==> flow/design.v <==
module ALU(input [31:0] a,b,input [3:0] EXE_CMD,input c,v, output reg [31:0] result, output [3:0] SR);
  reg C,V;
  wire N,Z;
  always@(*)begin
    result=32'b0;
    C=c;
    V=v;
    if(EXE_CMD==4'b0001)
      result=b;
    else if(EXE_CMD==4'b1001)
      result=~b;
    else if(EXE_CMD==4'b0010) begin
      {C,result}=a+b;
      V=(a[31]==b[31])&(a[31]!=result[31]);
    end
    else if(EXE_CMD==4'b0011) begin
      {C,result}=a+b+{31'b0,c};
      V=(a[31]==b[31])&(a[31]!=result[31]);
    end
    else if(EXE_CMD==4'b0100) begin
      {C,result}=a-b;
      V=(a[31]!=b[31])&(a[31]!=result[31]);
    end
    else if(EXE_CMD==4'b0101) begin
      {C,result}=a-b-{31'b0,~c};
      V=(a[31]!=b[31])&(a[31]!=result[31]);
    end
    else if(EXE_CMD==4'b0110)
      result=a&b;
    else if(EXE_CMD==4'b0111)
      result=a|b;
    else if(EXE_CMD==4'b1000)
      result=a^b;
  end
  assign N=result[31];
  assign Z=(result==32'b0);
  assign SR={N,Z,C,V};
endmodule
module ARM(input clk,rst,
           output [31:0] imem_addr,
           input [31:0] imem_rdata,
           output [31:0] dmem_addr,dmem_wdata,
           output dmem_we,
           input [31:0] dmem_rdata);
  wire [3:0] Dest_wb,SR,new_status,src1,src2;
  wire [3:0] ID_Stage_EXE_CMD,ID_Stage_Dest;
  wire [3:0] EXE_Stage_EXE_CMD,EXE_Stage_Dest;
  wire [3:0] MEM_Stage_EXE_CMD,MEM_Stage_Dest;
  wire [11:0] Shift_operand_IN,Shift_operand;
  wire [23:0] Signed_imm_24_IN,Signed_imm_24;
  wire [31:0] ID_Stage_pc,EXE_Stage_pc;
  wire [31:0] IF_Stage_instruction,ID_Stage_instruction_In;
  wire [31:0] Val_Rn_IN,Val_Rm_IN,Val_Rn,Val_Rm,MEM_Stage_Val_Rm;
  wire [31:0] EXE_Stage_ALU_result,MEM_Stage_ALU_result,WB_Stage_ALU_result;
  wire [31:0] BranchAddr;
  wire [31:0] Result_WB;
  wire [31:0] MEM_result,WB_Stage_MEM_result;
  wire [31:0] IF_Stage_pc;
  wire [3:0] SR_cond;
  wire Hazard_Detected,Branch_taken,writeBackEn;
  wire ID_Stage_WB_EN,ID_Stage_MEM_R_EN,ID_Stage_MEM_W_EN,ID_Stage_B,ID_Stage_S;
  wire imm_IN,imm,Two_Src,Rn_is_valid;
  wire EXE_Stage_WB_EN,EXE_Stage_MEM_R_EN,EXE_Stage_MEM_W_EN,EXE_Stage_S;
  wire MEM_Stage_WB_EN,MEM_Stage_MEM_R_EN,MEM_Stage_MEM_W_EN;
  wire WB_Stage_MEM_R_EN;
  assign SR_cond=EXE_Stage_S ? new_status : SR;
  IF_Stage if_stage(.clk(clk),
        .rst(rst),
        .freeze(Hazard_Detected),
        .Branch_taken(Branch_taken),
        .BranchAddr(BranchAddr),
        .imem_rdata(imem_rdata),
        .imem_addr(imem_addr),
        .PC(IF_Stage_pc),
        .Instruction(IF_Stage_instruction));
  IF_Stage_Reg if_stage_reg(.clk(clk),
        .rst(rst),
        .freeze(Hazard_Detected),
        .flush(Branch_taken),
        .PC_in(IF_Stage_pc),
        .Instruction_in(IF_Stage_instruction),
        .PC(ID_Stage_pc),
        .Instruction(ID_Stage_instruction_In));
  ID_Stage id_stage(.clk(clk),
        .rst(rst),
        .Instruction(ID_Stage_instruction_In),
        .Result_WB(Result_WB),
        .writeBackEn(writeBackEn),
        .Dest_wb(Dest_wb),
        .hazard(Hazard_Detected),
        .SR(SR_cond),
        .WB_EN(ID_Stage_WB_EN),
        .MEM_R_EN(ID_Stage_MEM_R_EN),
        .MEM_W_EN(ID_Stage_MEM_W_EN),
        .B(ID_Stage_B),
        .S(ID_Stage_S),
        .EXE_CMD(ID_Stage_EXE_CMD),
        .Val_Rn(Val_Rn_IN),
        .Val_Rm(Val_Rm_IN),
        .imm(imm_IN),
        .Shift_operand(Shift_operand_IN),
        .Signed_imm_24(Signed_imm_24_IN),
        .Dest(ID_Stage_Dest),
        .src1(src1),
        .src2(src2),
        .Two_src(Two_Src),
        .Rn_is_valid(Rn_is_valid));
  ID_Stage_Reg id_stage_reg(.clk(clk),
        .rst(rst),
        .flush(Branch_taken),
        .WB_EN_IN(ID_Stage_WB_EN),
        .MEM_R_EN_IN(ID_Stage_MEM_R_EN),
        .MEM_W_EN_IN(ID_Stage_MEM_W_EN),
        .B_IN(ID_Stage_B),
        .S_IN(ID_Stage_S),
        .EXE_CMD_IN(ID_Stage_EXE_CMD),
        .PC_IN(ID_Stage_pc),
        .Val_Rn_IN(Val_Rn_IN),
        .Val_Rm_IN(Val_Rm_IN),
        .imm_IN(imm_IN),
        .Shift_operand_IN(Shift_operand_IN),
        .Signed_imm_24_IN(Signed_imm_24_IN),
        .Dest_IN(ID_Stage_Dest),
        .WB_EN(EXE_Stage_WB_EN),
        .MEM_R_EN(EXE_Stage_MEM_R_EN),
        .MEM_W_EN(EXE_Stage_MEM_W_EN),
        .B(Branch_taken),
        .S(EXE_Stage_S),
        .EXE_CMD(EXE_Stage_EXE_CMD),
        .PC(EXE_Stage_pc),
        .Val_Rn(Val_Rn),
        .Val_Rm(Val_Rm),
        .imm(imm),
        .Shift_operand(Shift_operand),
        .Signed_imm_24(Signed_imm_24),
        .Dest(EXE_Stage_Dest));
  EXE_Stage exe_stage(.clk(clk),
        .EXE_CMD(EXE_Stage_EXE_CMD),
        .MEM_R_EN(EXE_Stage_MEM_R_EN),
        .MEM_W_EN(EXE_Stage_MEM_W_EN),
        .PC(EXE_Stage_pc),
        .Val_Rn(Val_Rn),
        .Val_Rm(Val_Rm),
        .imm(imm),
        .Shift_operand(Shift_operand),
        .Signed_imm_24(Signed_imm_24),
        .SR(SR),
        .ALU_result(EXE_Stage_ALU_result),
        .Br_addr(BranchAddr),
        .status(new_status));
  EXE_Stage_Reg exe_stage_reg(.clk(clk),
        .rst(rst),
        .WB_en_in(EXE_Stage_WB_EN),
        .MEM_R_EN_in(EXE_Stage_MEM_R_EN),
        .MEM_W_EN_in(EXE_Stage_MEM_W_EN),
        .ALU_result_in(EXE_Stage_ALU_result),
        .ST_val_in(Val_Rm),
        .Dest_in(EXE_Stage_Dest),
        .WB_en(MEM_Stage_WB_EN),
        .MEM_R_EN(MEM_Stage_MEM_R_EN),
        .MEM_W_EN(MEM_Stage_MEM_W_EN),
        .ALU_result(MEM_Stage_ALU_result),
        .ST_val(MEM_Stage_Val_Rm),
        .Dest(MEM_Stage_Dest));
  assign dmem_addr=MEM_Stage_ALU_result;
  assign dmem_wdata=MEM_Stage_Val_Rm;
  assign dmem_we=MEM_Stage_MEM_W_EN;
  assign MEM_result=dmem_rdata;
  MEM_reg mem_reg(.clk(clk),
        .rst(rst),
        .WB_en_in(MEM_Stage_WB_EN),
        .MEM_R_en_in(MEM_Stage_MEM_R_EN),
        .ALU_result_in(MEM_Stage_ALU_result),
        .Mem_read_value_in(MEM_result),
        .Dest_in(MEM_Stage_Dest),
        .WB_en(writeBackEn),
        .MEM_R_en(WB_Stage_MEM_R_EN),
        .ALU_result(WB_Stage_ALU_result),
        .Mem_read_value(WB_Stage_MEM_result),
        .Dest(Dest_wb));
  WB_Stage wb_stage(.ALU_result(WB_Stage_ALU_result),
        .MEM_result(WB_Stage_MEM_result),
        .MEM_R_en(WB_Stage_MEM_R_EN),
        .out(Result_WB));
  HazardDetectionUnit hazard_detection_unit(.src1(src1),
        .src2(src2),
        .Two_Src(Two_Src),
        .Rn_is_valid(Rn_is_valid),
        .Exe_Dest(EXE_Stage_Dest),
        .Exe_WB_EN(EXE_Stage_WB_EN),
        .Mem_Dest(MEM_Stage_Dest),
        .Mem_WB_EN(MEM_Stage_WB_EN),
        .Hazard_Detected(Hazard_Detected));
  StatusRegister status_register(.clk(clk),
        .rst(rst),
        .change_status(EXE_Stage_S),
        .status_in(new_status),
        .status_out(SR));
endmodule
module Adder#(parameter n=32)(input [n-1:0] a,b, output [n-1:0] result);
  assign result = a+b;
endmodule
module ConditionCheck(input [3:0] condition,SR,
                      output reg condition_check_result);
  wire n,z,c,v;
  assign {n,z,c,v}=SR;
  always@(*)begin
    condition_check_result=1'b0;
    if(condition==4'd0)
      condition_check_result=z;
    else if(condition==4'd1)
      condition_check_result=!z;
    else if(condition==4'd2)
      condition_check_result=c;
    else if(condition==4'd3)
      condition_check_result=!c;
    else if(condition==4'd4)
      condition_check_result=n;
    else if(condition==4'd5)
      condition_check_result=!n;
    else if(condition==4'd6)
      condition_check_result=v;
    else if(condition==4'd7)
      condition_check_result=!v;
    else if(condition==4'd8)
      condition_check_result=c&!z;
    else if(condition==4'd9)
      condition_check_result=!c|z;
    else if(condition==4'd10)
      condition_check_result=(n==v);
    else if(condition==4'd11)
      condition_check_result=(n!=v);
    else if(condition==4'd12)
      condition_check_result=!z &(n==v);
    else if(condition==4'd13)
      condition_check_result=z|(n!=v);
    else if(condition==4'd14)
      condition_check_result=1'b1;
  end  
endmodule
module ControlUnit(input [1:0] mode,
                   input [3:0] opcode,
                   input s,
                   output reg [3:0] EXE_CMD,
                   output reg memory_read_en,memory_write_en,WB_Enable,B,S,Rn_is_valid);
  always@(*)begin
    EXE_CMD=4'b0000;
    memory_read_en=1'b0;
    memory_write_en=1'b0;
    WB_Enable=1'b0;
    B=1'b0;
    S=1'b0;
    Rn_is_valid=1'b0;
    if(mode==2'b00) begin
      if(opcode==4'b1101) begin  
        EXE_CMD=4'b0001;
        memory_read_en=1'b0;
        memory_write_en=1'b0;
        WB_Enable=1'b1;
        B=1'b0;
        S=s;
        Rn_is_valid=1'b0;
      end
      else if(opcode==4'b1111) begin
        EXE_CMD=4'b1001;
        memory_read_en=1'b0;
        memory_write_en=1'b0;
        WB_Enable=1'b1;
        B=1'b0;
        S=s;
        Rn_is_valid=1'b0;
      end
      else if(opcode==4'b0100) begin
        EXE_CMD=4'b0010;
        memory_read_en=1'b0;
        memory_write_en=1'b0;
        WB_Enable=1'b1;
        B=1'b0;
        S=s;
        Rn_is_valid=1'b1;
      end
      else if(opcode==4'b0101) begin
        EXE_CMD=4'b0011;
        memory_read_en=1'b0;
        memory_write_en=1'b0;
        WB_Enable=1'b1;
        B=1'b0;
        S=s;
        Rn_is_valid=1'b1;
      end
      else if(opcode==4'b0010) begin
        EXE_CMD=4'b0100;
        memory_read_en=1'b0;
        memory_write_en=1'b0;
        WB_Enable=1'b1;
        B=1'b0;
        S=s;
        Rn_is_valid=1'b1;
      end
      else if(opcode==4'b0110) begin
        EXE_CMD=4'b0101;
        memory_read_en=1'b0;
        memory_write_en=1'b0;
        WB_Enable=1'b1;
        B=1'b0;
        S=s;
        Rn_is_valid=1'b1;
      end
      else if(opcode==4'b0000) begin
        EXE_CMD=4'b0110;
        memory_read_en=1'b0;
        memory_write_en=1'b0;
        WB_Enable=1'b1;
        B=1'b0;
        S=s;
        Rn_is_valid=1'b1;
      end
      else if(opcode==4'b1100) begin
        EXE_CMD=4'b0111;
        memory_read_en=1'b0;
        memory_write_en=1'b0;
        WB_Enable=1'b1;
        B=1'b0;
        S=s;
        Rn_is_valid=1'b1;
      end
      else if(opcode==4'b0001) begin
        EXE_CMD=4'b1000;
        memory_read_en=1'b0;
        memory_write_en=1'b0;
        WB_Enable=1'b1;
        B=1'b0;
        S=s;
        Rn_is_valid=1'b1;
      end
      else if(opcode==4'b1010) begin
        EXE_CMD=4'b0100;
        memory_read_en=1'b0;
        memory_write_en=1'b0;
        WB_Enable=1'b0;
        B=1'b0;
        S=1'b1;
        Rn_is_valid=1'b1;
      end
      else if(opcode==4'b1000) begin
        EXE_CMD=4'b0110;
        memory_read_en=1'b0;
        memory_write_en=1'b0;
        WB_Enable=1'b0;
        B=1'b0;
        S=1'b1;
        Rn_is_valid=1'b1;
      end
    end
    else if(mode==2'b01 && opcode==4'b0100) begin
      if(s==1'b1) begin
        EXE_CMD=4'b0010;
        memory_read_en=1'b1;
        memory_write_en=1'b0;
        WB_Enable=1'b1;
        B=1'b0;
        S=1'b0;
        Rn_is_valid=1'b1;
      end
      else if(s==1'b0) begin
        EXE_CMD=4'b0010;
        memory_read_en=1'b0;
        memory_write_en=1'b1;
        WB_Enable=1'b0;
        B=1'b0;
        S=1'b0;
        Rn_is_valid=1'b1;
      end
    end
    else if(mode==2'b10) begin
      memory_read_en=1'b0;
      memory_write_en=1'b0;
      WB_Enable=1'b0;
      B=1'b1;
      S=1'b0;
      Rn_is_valid=1'b0;
    end
  end
endmodule
module EXE_Stage(input clk,
                input [3:0] EXE_CMD,
                input MEM_R_EN,MEM_W_EN,
                input [31:0] PC,Val_Rn,Val_Rm,
                input imm,
                input [11:0] Shift_operand,
                input [23:0] Signed_imm_24,
                input [3:0] SR,
                output [31:0] ALU_result,Br_addr,
                output [3:0] status);
  wire [31:0] alu_b;
  wire [31:0] branch_immediate;
  assign branch_immediate={{8{Signed_imm_24[23]}},Signed_imm_24}<<2;
  wire memory_type_instruction;
  or _or(memory_type_instruction,MEM_R_EN,MEM_W_EN);
  ALU alu(.a(Val_Rn),
        .b(alu_b),
        .EXE_CMD(EXE_CMD),
        .c(SR[1]),
        .v(SR[0]),
        .result(ALU_result),
        .SR(status));
  Shifter shifter(.Val_Rm(Val_Rm),
        .Shift_operand(Shift_operand),
        .imm(imm),
        .memory_type_instruction(memory_type_instruction),
        .alu_b(alu_b));
  Adder #(32) adder(.a(PC),
        .b(branch_immediate),
        .result(Br_addr));
endmodule
module EXE_Stage_Reg(
                input clk,rst,WB_en_in,MEM_R_EN_in,MEM_W_EN_in,
                input [31:0] ALU_result_in,ST_val_in,
                input [3:0] Dest_in,
                output reg WB_en,MEM_R_EN,MEM_W_EN,
                output reg [31:0] ALU_result,ST_val,
                output reg [3:0] Dest);
  always@(posedge clk,posedge rst)begin
    if(rst) begin
      WB_en<=1'b0;
      MEM_R_EN<=1'b0;
      MEM_W_EN<=1'b0;
      ALU_result<=32'd0;
      ST_val<=32'd0;
      Dest<=4'd0;
    end
    else begin
    WB_en<=WB_en_in;
    MEM_R_EN<=MEM_R_EN_in;
    MEM_W_EN<=MEM_W_EN_in;
    ALU_result<=ALU_result_in;
    ST_val<=ST_val_in;
    Dest<=Dest_in; 
    end
  end
endmodule
module HazardDetectionUnit(input [3:0] src1,src2,
                            input Two_Src,Rn_is_valid,
                            input [3:0] Exe_Dest,
                            input Exe_WB_EN,
                            input [3:0] Mem_Dest,
                            input Mem_WB_EN,
                            output Hazard_Detected);
  reg execution_stage_hazard,memory_stage_hazard;
  always@(*) begin
    execution_stage_hazard=1'b0;
    memory_stage_hazard=1'b0;
    if(Exe_WB_EN) begin
      if((src1==Exe_Dest && Rn_is_valid) || (src2==Exe_Dest && Two_Src))
        execution_stage_hazard=1'b1;
    end
    if(Mem_WB_EN) begin
      if((src1==Mem_Dest && Rn_is_valid) || (src2==Mem_Dest && Two_Src))
        memory_stage_hazard=1'b1;
    end
  end
  or _or(Hazard_Detected,execution_stage_hazard,memory_stage_hazard);
endmodule
module ID_Stage(input clk,rst,
                input [31:0] Instruction,Result_WB,
                input writeBackEn,
                input [3:0] Dest_wb,
                input hazard,
                input [3:0] SR,
                output WB_EN,MEM_R_EN,MEM_W_EN,B,S,
                output [3:0] EXE_CMD,
                output [31:0] Val_Rn,Val_Rm,
                output imm,
                output [11:0] Shift_operand,
                output [23:0] Signed_imm_24,
                output [3:0] Dest,src1,src2,
                output Two_src,Rn_is_valid);
    wire [3:0] pre_EXE_CMD;
    wire s,pre_MEM_R_EN,pre_MEM_W_EN,pre_WB_EN,pre_B,pre_S;
    wire condition_check_result,imm_not,control_signal_selector;
    assign Dest=Instruction[15:12];
    assign s=Instruction[20];
    assign imm=Instruction[25];
    assign Shift_operand=Instruction[11:0];
    assign Signed_imm_24=Instruction[23:0];
    assign src1=Instruction[19:16];
    RegisterFile register_file(.clk(clk),
          .rst(rst),
          .src1(src1),
          .src2(src2),
          .Dest_wb(Dest_wb),
          .Result_WB(Result_WB),
          .writeBackEn(writeBackEn),
          .reg1(Val_Rn),
          .reg2(Val_Rm));
    ControlUnit control_unit(.mode(Instruction[27:26]),
          .opcode(Instruction[24:21]),
          .s(s),
          .EXE_CMD(pre_EXE_CMD),
          .memory_read_en(pre_MEM_R_EN),
          .memory_write_en(pre_MEM_W_EN),
          .WB_Enable(pre_WB_EN),
          .B(pre_B),
          .S(pre_S),
          .Rn_is_valid(Rn_is_valid));
    ConditionCheck condition_check(.condition(Instruction[31:28]),
          .SR(SR),
          .condition_check_result(condition_check_result));
    not _not(imm_not,imm);
    or _or(Two_src,imm_not,pre_MEM_W_EN); 
    and _and(control_signal_selector,condition_check_result,!hazard);
    Mux#(4) _mux1(.a(Instruction[3:0]),
          .b(Dest),
          .selector(pre_MEM_W_EN),
          .result(src2));
    Mux#(9) _mux2(.a(9'b000000000),
          .b({pre_EXE_CMD,pre_MEM_R_EN,pre_MEM_W_EN,pre_WB_EN,pre_B,pre_S}),
          .selector(control_signal_selector),
          .result({EXE_CMD,MEM_R_EN,MEM_W_EN,WB_EN,B,S}));
endmodule
module ID_Stage_Reg(input clk,rst,flush,
                input WB_EN_IN,MEM_R_EN_IN,MEM_W_EN_IN,
                input B_IN,S_IN,
                input [3:0] EXE_CMD_IN,
                input [31:0] PC_IN,
                input [31:0] Val_Rn_IN,Val_Rm_IN,
                input imm_IN,
                input [11:0] Shift_operand_IN,
                input [23:0] Signed_imm_24_IN,
                input [3:0] Dest_IN,
                output reg WB_EN,MEM_R_EN,MEM_W_EN,B,S,
                output reg [3:0] EXE_CMD,
                output reg [31:0] PC,
                output reg [31:0] Val_Rn,Val_Rm,
                output reg imm,
                output reg [11:0] Shift_operand,
                output reg [23:0] Signed_imm_24,
                output reg [3:0] Dest);
  always@(posedge clk,posedge rst)begin
    if(rst)begin
      WB_EN<=1'b0;
      MEM_R_EN<=1'b0;
      MEM_W_EN<=1'b0;
      B<=1'b0;
      S<=1'b0;
      EXE_CMD<=4'd0;
      PC<=32'd0;
      Val_Rn<=32'd0;
      Val_Rm<=32'd0;
      imm<=1'b0;
      Shift_operand<=12'd0;
      Signed_imm_24<=24'd0;
      Dest<=4'd0;
    end
    else if(flush)begin
      WB_EN<=1'b0;
      MEM_R_EN<=1'b0;
      MEM_W_EN<=1'b0;
      B<=1'b0;
      S<=1'b0;
      EXE_CMD<=4'd0;
      PC<=32'd0;
      Val_Rn<=32'd0;
      Val_Rm<=32'd0;
      imm<=1'b0;
      Shift_operand<=12'd0;
      Signed_imm_24<=24'd0;
      Dest<=4'd0;
    end
    else begin
      WB_EN<=WB_EN_IN;
      MEM_R_EN<=MEM_R_EN_IN;
      MEM_W_EN<=MEM_W_EN_IN;
      B<=B_IN;
      S<=S_IN;
      EXE_CMD<=EXE_CMD_IN;
      PC<=PC_IN;
      Val_Rn<=Val_Rn_IN;
      Val_Rm<=Val_Rm_IN;
      imm<=imm_IN;
      Shift_operand<=Shift_operand_IN;
      Signed_imm_24<=Signed_imm_24_IN;
      Dest<=Dest_IN;
    end
  end
endmodule
module IF_Stage(input clk,rst,freeze,Branch_taken,
                input [31:0] BranchAddr,
                input [31:0] imem_rdata,
                output [31:0] imem_addr,
                output [31:0] PC,Instruction);
  wire [31:0] buffered_pc;
  assign imem_addr=buffered_pc;
  assign Instruction=imem_rdata;
  PC_Handler pc_handler(.clk(clk),
        .rst(rst),
        .freeze(freeze),
        .Branch_taken(Branch_taken),
        .BranchAddr(BranchAddr),
        .buffered_pc(buffered_pc));
  Adder #(32) adder(.a(buffered_pc),
        .b(32'd4),
        .result(PC));
endmodule
module IF_Stage_Reg(input clk,rst,freeze,flush,
                input [31:0] PC_in,Instruction_in,
                output reg [31:0] PC,Instruction);
  always@(posedge clk,posedge rst)begin
    if(rst) begin
      PC<=32'd0;
      Instruction<=32'd0;
    end
    else if(flush) begin
      PC<=32'd0;
      Instruction<=32'd0;
    end
    else begin
      if(freeze) begin
        PC<=PC;
        Instruction<=Instruction;
      end
      else begin
        PC<=PC_in;
        Instruction<=Instruction_in;
      end
    end
  end
endmodule
module MEM_reg(input clk,rst,WB_en_in,MEM_R_en_in,
               input [31:0] ALU_result_in, Mem_read_value_in,
               input [3:0] Dest_in,
               output reg WB_en,MEM_R_en,
               output reg [31:0] ALU_result,Mem_read_value,
               output reg [3:0] Dest);
  always@(posedge clk,posedge rst)begin
    if(rst) begin
      WB_en<=1'b0;
      MEM_R_en<=1'b0;
      Dest<=4'd0;
      ALU_result<=32'd0;
      Mem_read_value<=32'd0;
    end
    else begin
    WB_en<=WB_en_in;
    MEM_R_en<=MEM_R_en_in;
    Dest<=Dest_in;
    ALU_result<=ALU_result_in;
    Mem_read_value<=Mem_read_value_in;
    end
  end
endmodule
module Mux#(parameter n=9)(input [n-1:0] a,b,input selector,output [n-1:0]result);
  assign result = selector?b:a;
endmodule
module PC_Handler(input clk,rst,freeze,Branch_taken,
                  input [31:0] BranchAddr,
                  output [31:0] buffered_pc);
  reg [31:0] pc;
  always@(posedge clk,posedge rst)begin
    if(rst) begin
      pc<=32'b0;
    end
    else if(Branch_taken)
      pc<=BranchAddr;
    else begin
      if(freeze)
        pc<=pc;
      else
        pc<=pc+32'd4;
    end
  end
  assign buffered_pc=pc;
endmodule
module RegisterFile(input clk,rst,
                    input [3:0] src1,src2,Dest_wb,
                    input [31:0] Result_WB,
                    input writeBackEn,
                    output [31:0] reg1,reg2);
  reg [31:0] registers[0:14];
  integer i;
  always@(posedge clk,posedge rst)begin
    if(rst) begin
      for(i=0;i<15;i=i+1)
        registers[i]<=i;
    end
    else if(writeBackEn && Dest_wb!=4'd15)
      registers[Dest_wb]<=Result_WB;
  end
  assign reg1=(src1==4'd15) ? 32'd0 :
              (writeBackEn && Dest_wb==src1) ? Result_WB : registers[src1];
  assign reg2=(src2==4'd15) ? 32'd0 :
              (writeBackEn && Dest_wb==src2) ? Result_WB : registers[src2];
endmodule
module Shifter(input [31:0] Val_Rm,
               input [11:0] Shift_operand,
               input imm,memory_type_instruction,
               output reg [31:0] alu_b);
  reg [4:0] rotate_imm;
  reg [39:0] immed,first_pre_value;
  reg [63:0] second_pre_value;
  always@(*)begin
    alu_b=Val_Rm;
    rotate_imm=5'b0;
    first_pre_value=40'b0;
    second_pre_value=64'b0;
    if(memory_type_instruction)
      alu_b={{20{Shift_operand[11]}},Shift_operand};
    else if(imm) begin
      rotate_imm={Shift_operand[11:8],1'b0};
      first_pre_value = {Shift_operand[7:0],24'b000000000000000000000000,Shift_operand[7:0]}>>rotate_imm;
      alu_b=first_pre_value[31:0];
    end
    else if(Shift_operand[4]==0) begin
      if(Shift_operand[6:5]==2'b00)
        alu_b=Val_Rm<<Shift_operand[11:7];
      if(Shift_operand[6:5]==2'b01)
        alu_b=Val_Rm>>Shift_operand[11:7];
      if(Shift_operand[6:5]==2'b10)
        alu_b=$signed(Val_Rm)>>>Shift_operand[11:7];
      if(Shift_operand[6:5]==2'b11) begin
        second_pre_value={Val_Rm,Val_Rm}>>Shift_operand[11:7];
        alu_b=second_pre_value[31:0];
      end
    end
  end 
endmodule
module StatusRegister(input clk,rst,change_status,
                      input [3:0] status_in,
                      output reg [3:0] status_out);
  always@(posedge clk,posedge rst)begin
    if(rst)
	    status_out<=4'b0000;
    else if(change_status)
      status_out<=status_in;
  end
endmodule
module WB_Stage(input [31:0] ALU_result,MEM_result,
                input MEM_R_en,
                output [31:0] out);
  Mux #(32) _mux(.a(ALU_result),
        .b(MEM_result),
        .selector(MEM_R_en),
        .result(out));
endmodule
# --- From RTL to reports: ARM ---
# What the tools print for ARM, step after step.
# Lines are those of the file above, counted from 1.
# Cell names lack the library's common part.
inputs:
  top_module: "ARM"
  clock: "clk"
  library: "sky130hd"
  pvt_corner: "tt_025C_1v80"

# --- Word-level counts ---
# Yosys after proc, flatten, opt, wreduce and memory -nomap, before mapping. Print and check cells are not counted. Equal cells are merged and count once.
word_totals:
  ff_bits: 867
  input_bits: 66
  out_inout_bits: 97
  elab_cells: 338
classes:
  addsub: 6
  eq_ne: 98
  shift: 5
  n_mux: 130
  bitwise: 18
  reduce_and_logical: 38
ops:
  columns: ["operator", "count"]
  rows:
  - ["32-bit parallel mux with 15-bit select", 2]
  - ["32-bit two-way mux", 29]
  - ["4-bit equality test with constant B", 37]
  - ["4-bit by 3-bit equality test with 1-bit output with constant B", 23]
  - ["1-bit two-way mux", 79]
  - ["64-bit by 5-bit >> shifter with 32-bit output", 1]
  - ["4-bit two-way mux", 14]
  - ["4-bit by 2-bit equality test with 1-bit output with constant B", 11]
  - ["40-bit by 5-bit >> shifter with 32-bit output", 1]
  - ["32-bit by 32-bit adder with 33-bit output", 1]
  - ["32-bit by 32-bit subtractor with 33-bit output", 1]
  - ["33-bit by 1-bit adder with 33-bit output", 1]
  - ["33-bit by 1-bit subtractor with 33-bit output", 1]
  - ["32-bit by 3-bit adder with 32-bit output with constant B", 1]
  - ["32-bit adder", 1]
  - ["32-bit bitwise AND", 1]
  - ["32-bit OR", 1]
  - ["32-bit bitwise XOR", 1]
  - ["32-bit by 5-bit << shifter with 32-bit output", 1]
  - ["32-bit by 5-bit >> shifter with 32-bit output", 1]
  - ["32-bit by 5-bit >>> shifter with 32-bit output", 1]
  - ["32-bit inverter", 1]
  - ["32-bit zero test", 1]
  - ["2-bit AND reduction", 15]
  - ["4-bit by 1-bit equality test with 1-bit output with constant B", 6]
  - ["4-bit equality test", 6]
  - ["24-bit two-way mux", 1]
  - ["4-bit zero test", 5]
# Other operator kinds: 17; their cells: 51.

# --- Logic depth ---
# Yosys ltp: most cells in a row. Word level: on the elaborated netlist, between registers, memories and ports. Mapped: between sequential cells and ports; inverters and the memories' decode and read muxes count.
depth:
  word_depth: 39
  abc_area: 0
  ltp_mapped: 35
  depth_no_buf: 28

# --- After synthesis ---
# The flow's flattened synthesis, as Yosys stat reports it; memories are mapped. The netlist is that of the ABC_AREA named above (0 if unset); the other value can give another one.
# The area totals of this step are shown rounded.
by_type:
  columns: ["cell", "count", "type_area_um2"]
  rows:
  - ["dfrtp_1", 823, 2.06E+04]
  - ["a21oi_1", 642, 3.21E+03]
  - ["nor2_1", 685, 2.57E+03]
  - ["a22oi_1", 337, 2.53E+03]
  - ["nand2_1", 555, 2.08E+03]
  - ["o21ai_0", 385, 1.93E+03]
  - ["ha_1", 130, 1626.56]
  - ["clkbuf_1", 412, 1.55E+03]
  - ["mux4_2", 63, 1.42E+03]
  - ["mux2_2", 103, 1.16E+03]
  - ["mux2i_1", 115, 1.15E+03]
  - ["xnor2_1", 130, 1.14E+03]
  - ["nand3_1", 164, 820.787]
  - ["dfstp_2", 28, 735.706]
  - ["nand4_1", 102, 638.112]
  - ["o22ai_1", 102, 638.112]
  - ["a222oi_1", 60, 600.576]
  - ["nor2b_1", 86, 538.016]
# Other cell types: 103; their cells: 1269.
mapped:
  cells: 6191
  mapped_area_um2: 53900
  seqArea_um2: 21300
  flip_flops: 851
  n_buf: 508
# The figures by module come from a second, unflattened synthesis with its own total; it is not the netlist above.
hier_totals:
  hier_cells: 6392
  area_unflattened_um2: 62100
# Each row is one instance without its submodules.
by_module:
  columns: ["module", "instances", "n_cells", "area_um2", "seq_area_um2"]
  rows:
  - ["RegisterFile", 1, 2513, 27500, 12000]
  - ["ALU", 1, 1374, 8930, 0.0]
  - ["Shifter", 1, 932, 7360, 0.0]
  - ["ID_Stage_Reg", 1, 309, 4650, 3650]
  - ["Adder #(n=32)", 2, 241, 1740, 0.0]
  - ["IF_Stage_Reg", 1, 207, 2620, 1600]
  - ["PC_Handler", 1, 200, 1850, 801]
  - ["EXE_Stage_Reg", 1, 72, 1780, 1780]
  - ["MEM_reg", 1, 71, 1760, 1750]
  - ["Mux #(n=32)", 1, 36, 544, 0.0]
  - ["ID_Stage", 1, 48, 362, 0.0]
  - ["ControlUnit", 1, 37, 267, 0.0]
  - ["IF_Stage", 1, 34, 248, 0.0]
  - ["HazardDetectionUnit", 1, 25, 191, 0.0]
# Modules not listed: 7.

# --- Path before layout ---
# Source: OpenSTA report_checks on the synthesized netlist (no wires, ideal clock, input and output delay 20% of the period each), path of least setup slack; recovery checks are left aside. Register names are those of the netlist, which keeps one name where synthesis merged equal registers.
synth_timing:
  path_kind: "register -> register"
  from: "reg id_stage_reg.Shift_operand[8]"
  to: "reg id_stage_reg.EXE_CMD[3]"
  tclk_ns: 12.0
  setup_time_ns: 0.111
  t_first_pin_ns: 0.000
  arrival_ns: 7.469
  required_ns: 11.889
  slack_ns: 4.420
  delay_ns: 7.580
  stages: 29
  n_path_buf: 5
  synth_period_reached_ns: 7.58
# "delay_ns" is the arrival time less input delay plus setup time.
# "stages" counts driving pins, that of a launching flip-flop among them; a cell with two outputs on the path counts twice.
# "synth_period_reached_ns" is the clock period less the worst setup slack; recovery checks do not enter. This is arithmetic on one report: input and output delays are still those of the set period (20% each).
# A register here has more assigning lines than the two given.
synth_via:
  cell_sequence: "dfrtp_1 buf_2 buf_1 clkbuf_1 clkbuf_1 mux4_2 and2_1 a2111o_1 a211o_1 o31a_1 ha_1 a211oi_2 o21ai_2 o31ai_4 o21bai_1 a31o_2 a21o_1 or3_1 or3_1 clkbuf_1 or4_1 a21oi_1 nor3_1 a21oi_1 nand2_1 xnor2_1 a2111oi_0 o31ai_2 a2111oi_2"
  cells_between: 80
  cone_classes: "4 x add/sub; 8 x eq/ne; 5 x shift; 45 x mux; 13 x logic; 5 x reduce/logical"
synth_rtl:
  columns: ["item", "line", "source"]
  rows:
  - ["start: declaration", 536, "output reg [11:0] Shift_operand,"]
  - ["start: assignment", 551, "Shift_operand<=12'd0;"]
  - ["start: assignment", 581, "Shift_operand<=Shift_operand_IN;"]
  - ["end: assignment", 546, "EXE_CMD<=4'd0;"]
  - ["end: assignment", 561, "EXE_CMD<=4'd0;"]
  - ["end: declaration", 532, "output reg [3:0] EXE_CMD,"]
# No chain of elaborated cells between the ends is given.
# Nets of the timed path that keep an RTL name, with a line that drives or declares them; the list need not be complete.
synth_named_nets:
  columns: ["net", "line", "source"]
  rows:
  - ["id_stage.condition_check.c", 66, "assign SR_cond=EXE_Stage_S ? new_status : SR;"]

# --- Path in the finished layout ---
# From the final timing report of flow run B: the path of least setup slack in the routed layout; clock arrival at registers is part of the times.
layout_timing:
  path_kind: "register -> register"
  from: "reg id_stage_reg.Shift_operand[7]"
  to: "reg id_stage_reg.MEM_R_EN"
  tclk_ns: 14.7
  setup_time_ns: 0.15
  t_first_pin_ns: 0.78
  arrival_ns: 12.36
  required_ns: 15.30
  slack_ns: 2.93
  stages: 28
  n_path_buf: 2
# The rows between start and end are the longest chain of elaborated cells between them; the timing report does not say that the signal goes this way. Where chains are equally long, one stands for them.
# Each line given opens the expression or statement behind the cell; cells for indexed reads and writes are added by Yosys, which also makes memories of some case tables.
# A register here has more assigning lines than the two given.
layout_via:
  cell_sequence: "dfrtp_4 buf_12 mux2_2 o22ai_1 a221oi_1 o21bai_1 or4_1 a221oi_1 o22a_1 inv_1 ha_1 or2_2 nand3_1 o311ai_1 nand3_1 nor4_1 buf_4 nor4b_4 nand4_1 o21ai_0 o22ai_1 nor4_1 and4_1 nand2_1 o21ai_1 a21oi_1 o31ai_2 nor3_1"
  elab_chain_cells: 38
  cells_between: 80
  cone_classes: "4 x add/sub; 8 x eq/ne; 5 x shift; 45 x mux; 13 x logic; 5 x reduce/logical"
layout_rtl:
  columns: ["item", "line", "source"]
  rows:
  - ["start: declaration", 536, "output reg [11:0] Shift_operand,"]
  - ["start: assignment", 551, "Shift_operand<=12'd0;"]
  - ["start: assignment", 581, "Shift_operand<=Shift_operand_IN;"]
  - ["32-bit by 5-bit << shifter with 32-bit output", 715, "alu_b=Val_Rm<<Shift_operand[11:7];"]
  - ["32-bit two-way mux", 714, "if(Shift_operand[6:5]==2'b00)"]
  - ["32-bit two-way mux", 716, "if(Shift_operand[6:5]==2'b01)"]
  - ["32-bit two-way mux", 718, "if(Shift_operand[6:5]==2'b10)"]
  - ["32-bit two-way mux", 720, "if(Shift_operand[6:5]==2'b11) begin"]
  - ["32-bit two-way mux", 713, "else if(Shift_operand[4]==0) begin"]
  - ["32-bit two-way mux", 708, "else if(imm) begin"]
  - ["[24 not listed]", null, null]
  - ["1-bit two-way mux", 215, "else if(condition==4'd3)"]
  - ["1-bit two-way mux", 213, "else if(condition==4'd2)"]
  - ["1-bit two-way mux", 211, "else if(condition==4'd1)"]
  - ["1-bit two-way mux", 209, "if(condition==4'd0)"]
  - ["1-bit bitwise AND", 511, "and _and(control_signal_selector,condition_check_result,!hazard);"]
  - ["9-bit two-way mux", 653, "assign result = selector?b:a;"]
  - ["1-bit two-way mux", 555, "else if(flush)begin"]
  - ["end: assignment", 542, "MEM_R_EN<=1'b0;"]
  - ["end: assignment", 557, "MEM_R_EN<=1'b0;"]
  - ["end: declaration", 531, "output reg WB_EN,MEM_R_EN,MEM_W_EN,B,S,"]
# Nets of the timed path that keep an RTL name, with a line that drives or declares them; the list need not be complete.
layout_named_nets:
  columns: ["net", "line", "source"]
  rows:
  - ["EXE_Stage_ALU_result[20]", 8, "if(EXE_CMD==4'b0001)"]
  - ["id_stage.condition_check.z", 66, "assign SR_cond=EXE_Stage_S ? new_status : SR;"]

# Module ARM, platform sky130hd: 6 stored runs of the flow (Yosys, OpenROAD) with differing settings, in no particular order. Input and output delays are each 20% of the period that was set; the output load is 0.01 pF.
# "achieved_clock_period_ns": clock period set for the run, less the worst setup slack. It is reckoned from that one timing run; input and output delays stay at 20% of the period that was set.
# By "worst_path_allowed_less_slack_ns" is meant the share of the clock period that the worst setup path is allowed (20% is reserved at inputs, 20% at outputs), minus its slack. Clock arrival times at its registers enter into it.
# "power_w": no workload was simulated; the value follows from the tool's default switching activity.
# Results are given in rounded form.
runs:
  - name: "flow run A"
    settings:
      ABC_AREA: 1
      CAP_MARGIN: 5
      CORE_MARGIN: 9
      CORE_UTILIZATION: 69
      CTS_CLUSTER_SIZE: 16
      MAX_ROUTING_LAYER: "met5"
      MIN_ROUTING_LAYER: "met2"
      PLACE_DENSITY: 0.61
      period_ns: 7.71
      SLEW_MARGIN: 20
    outcome: "stopped before the end: routing reported GRT-0116"
  - name: "flow run B"
    settings:
      CAP_MARGIN: 30
      CELL_PAD_IN_SITES_DETAIL_PLACEMENT: 1
      CELL_PAD_IN_SITES_GLOBAL_PLACEMENT: 3
      CORE_ASPECT_RATIO: 1.37
      CORE_UTILIZATION: 17
      CTS_CLUSTER_SIZE: 60
      MIN_ROUTING_LAYER: "met2"
      PLACE_DENSITY: 0.6
      SETUP_SLACK_MARGIN: 1.61
      period_ns: 14.7
      CORE_MARGIN: 2
      SLEW_MARGIN: 20
    results:
      worst_path_allowed_less_slack_ns: 11.77
      critical_path_type: "register -> register"
      total_negative_slack_ns: 0.000
      design_die_area_um2: 322000
      power_w: 0.0193
      achieved_clock_period_ns: 11.767
      yosys.chip_area_um2: 53900
      hold_ws_ns: 0.365
      layout_stdcell_area_um2: 65500
      final_setup_ws_ns: 2.93
      util_pct: 20.7
  - name: "flow run C"
    settings:
      ABC_AREA: 0
      CAP_MARGIN: 40
      CELL_PAD_IN_SITES_DETAIL_PLACEMENT: 1
      CORE_ASPECT_RATIO: 1.83
      CORE_UTILIZATION: 28
      GPL_ROUTABILITY_DRIVEN: 0
      GPL_TIMING_DRIVEN: 0
      MAX_ROUTING_LAYER: "met5"
      PLACE_DENSITY: 0.75
      period_ns: 9.24
      CORE_MARGIN: 2
      SLEW_MARGIN: 20
    outcome: "stopped before the end: routing reported GRT-0116"
  - name: "flow run D"
    settings:
      CAP_MARGIN: 15
      CELL_PAD_IN_SITES_DETAIL_PLACEMENT: 2
      CORE_MARGIN: 4
      CORE_UTILIZATION: 23
      CTS_CLUSTER_DIAMETER: 141
      CTS_CLUSTER_SIZE: 13
      GPL_ROUTABILITY_DRIVEN: 0
      GPL_TIMING_DRIVEN: 0
      HOLD_SLACK_MARGIN: 0.09
      MAX_ROUTING_LAYER: "met4"
      SLEW_MARGIN: 10
      TNS_END_PERCENT: 10
      period_ns: 7.31
    outcome: "stopped before the end: routing reported GRT-0232"
  - name: "flow run E"
    settings:
      CORE_UTILIZATION: 40
      PLACE_DENSITY: 0.6
      period_ns: 12.0
      CAP_MARGIN: 20
      CORE_MARGIN: 2
      SLEW_MARGIN: 20
    results:
      util_pct: 45.6
      hold_ws_ns: 0.354
      total_negative_slack_ns: 0.000
      yosys.chip_area_um2: 53900
      achieved_clock_period_ns: 10.394
      final_setup_ws_ns: 1.61
      power_w: 0.0208
      design_die_area_um2: 138000
      worst_path_allowed_less_slack_ns: 10.39
      critical_path_type: "register -> register"
      layout_stdcell_area_um2: 60900
  - name: "flow run F"
    settings:
      CAP_MARGIN: 10
      CELL_PAD_IN_SITES_DETAIL_PLACEMENT: 0
      CELL_PAD_IN_SITES_GLOBAL_PLACEMENT: 3
      CORE_UTILIZATION: 51
      MAX_ROUTING_LAYER: "met4"
      TNS_END_PERCENT: 95
      period_ns: 7.37
      CORE_MARGIN: 2
      SLEW_MARGIN: 20
    outcome: "stopped before the end: placement reported GPL-0301"
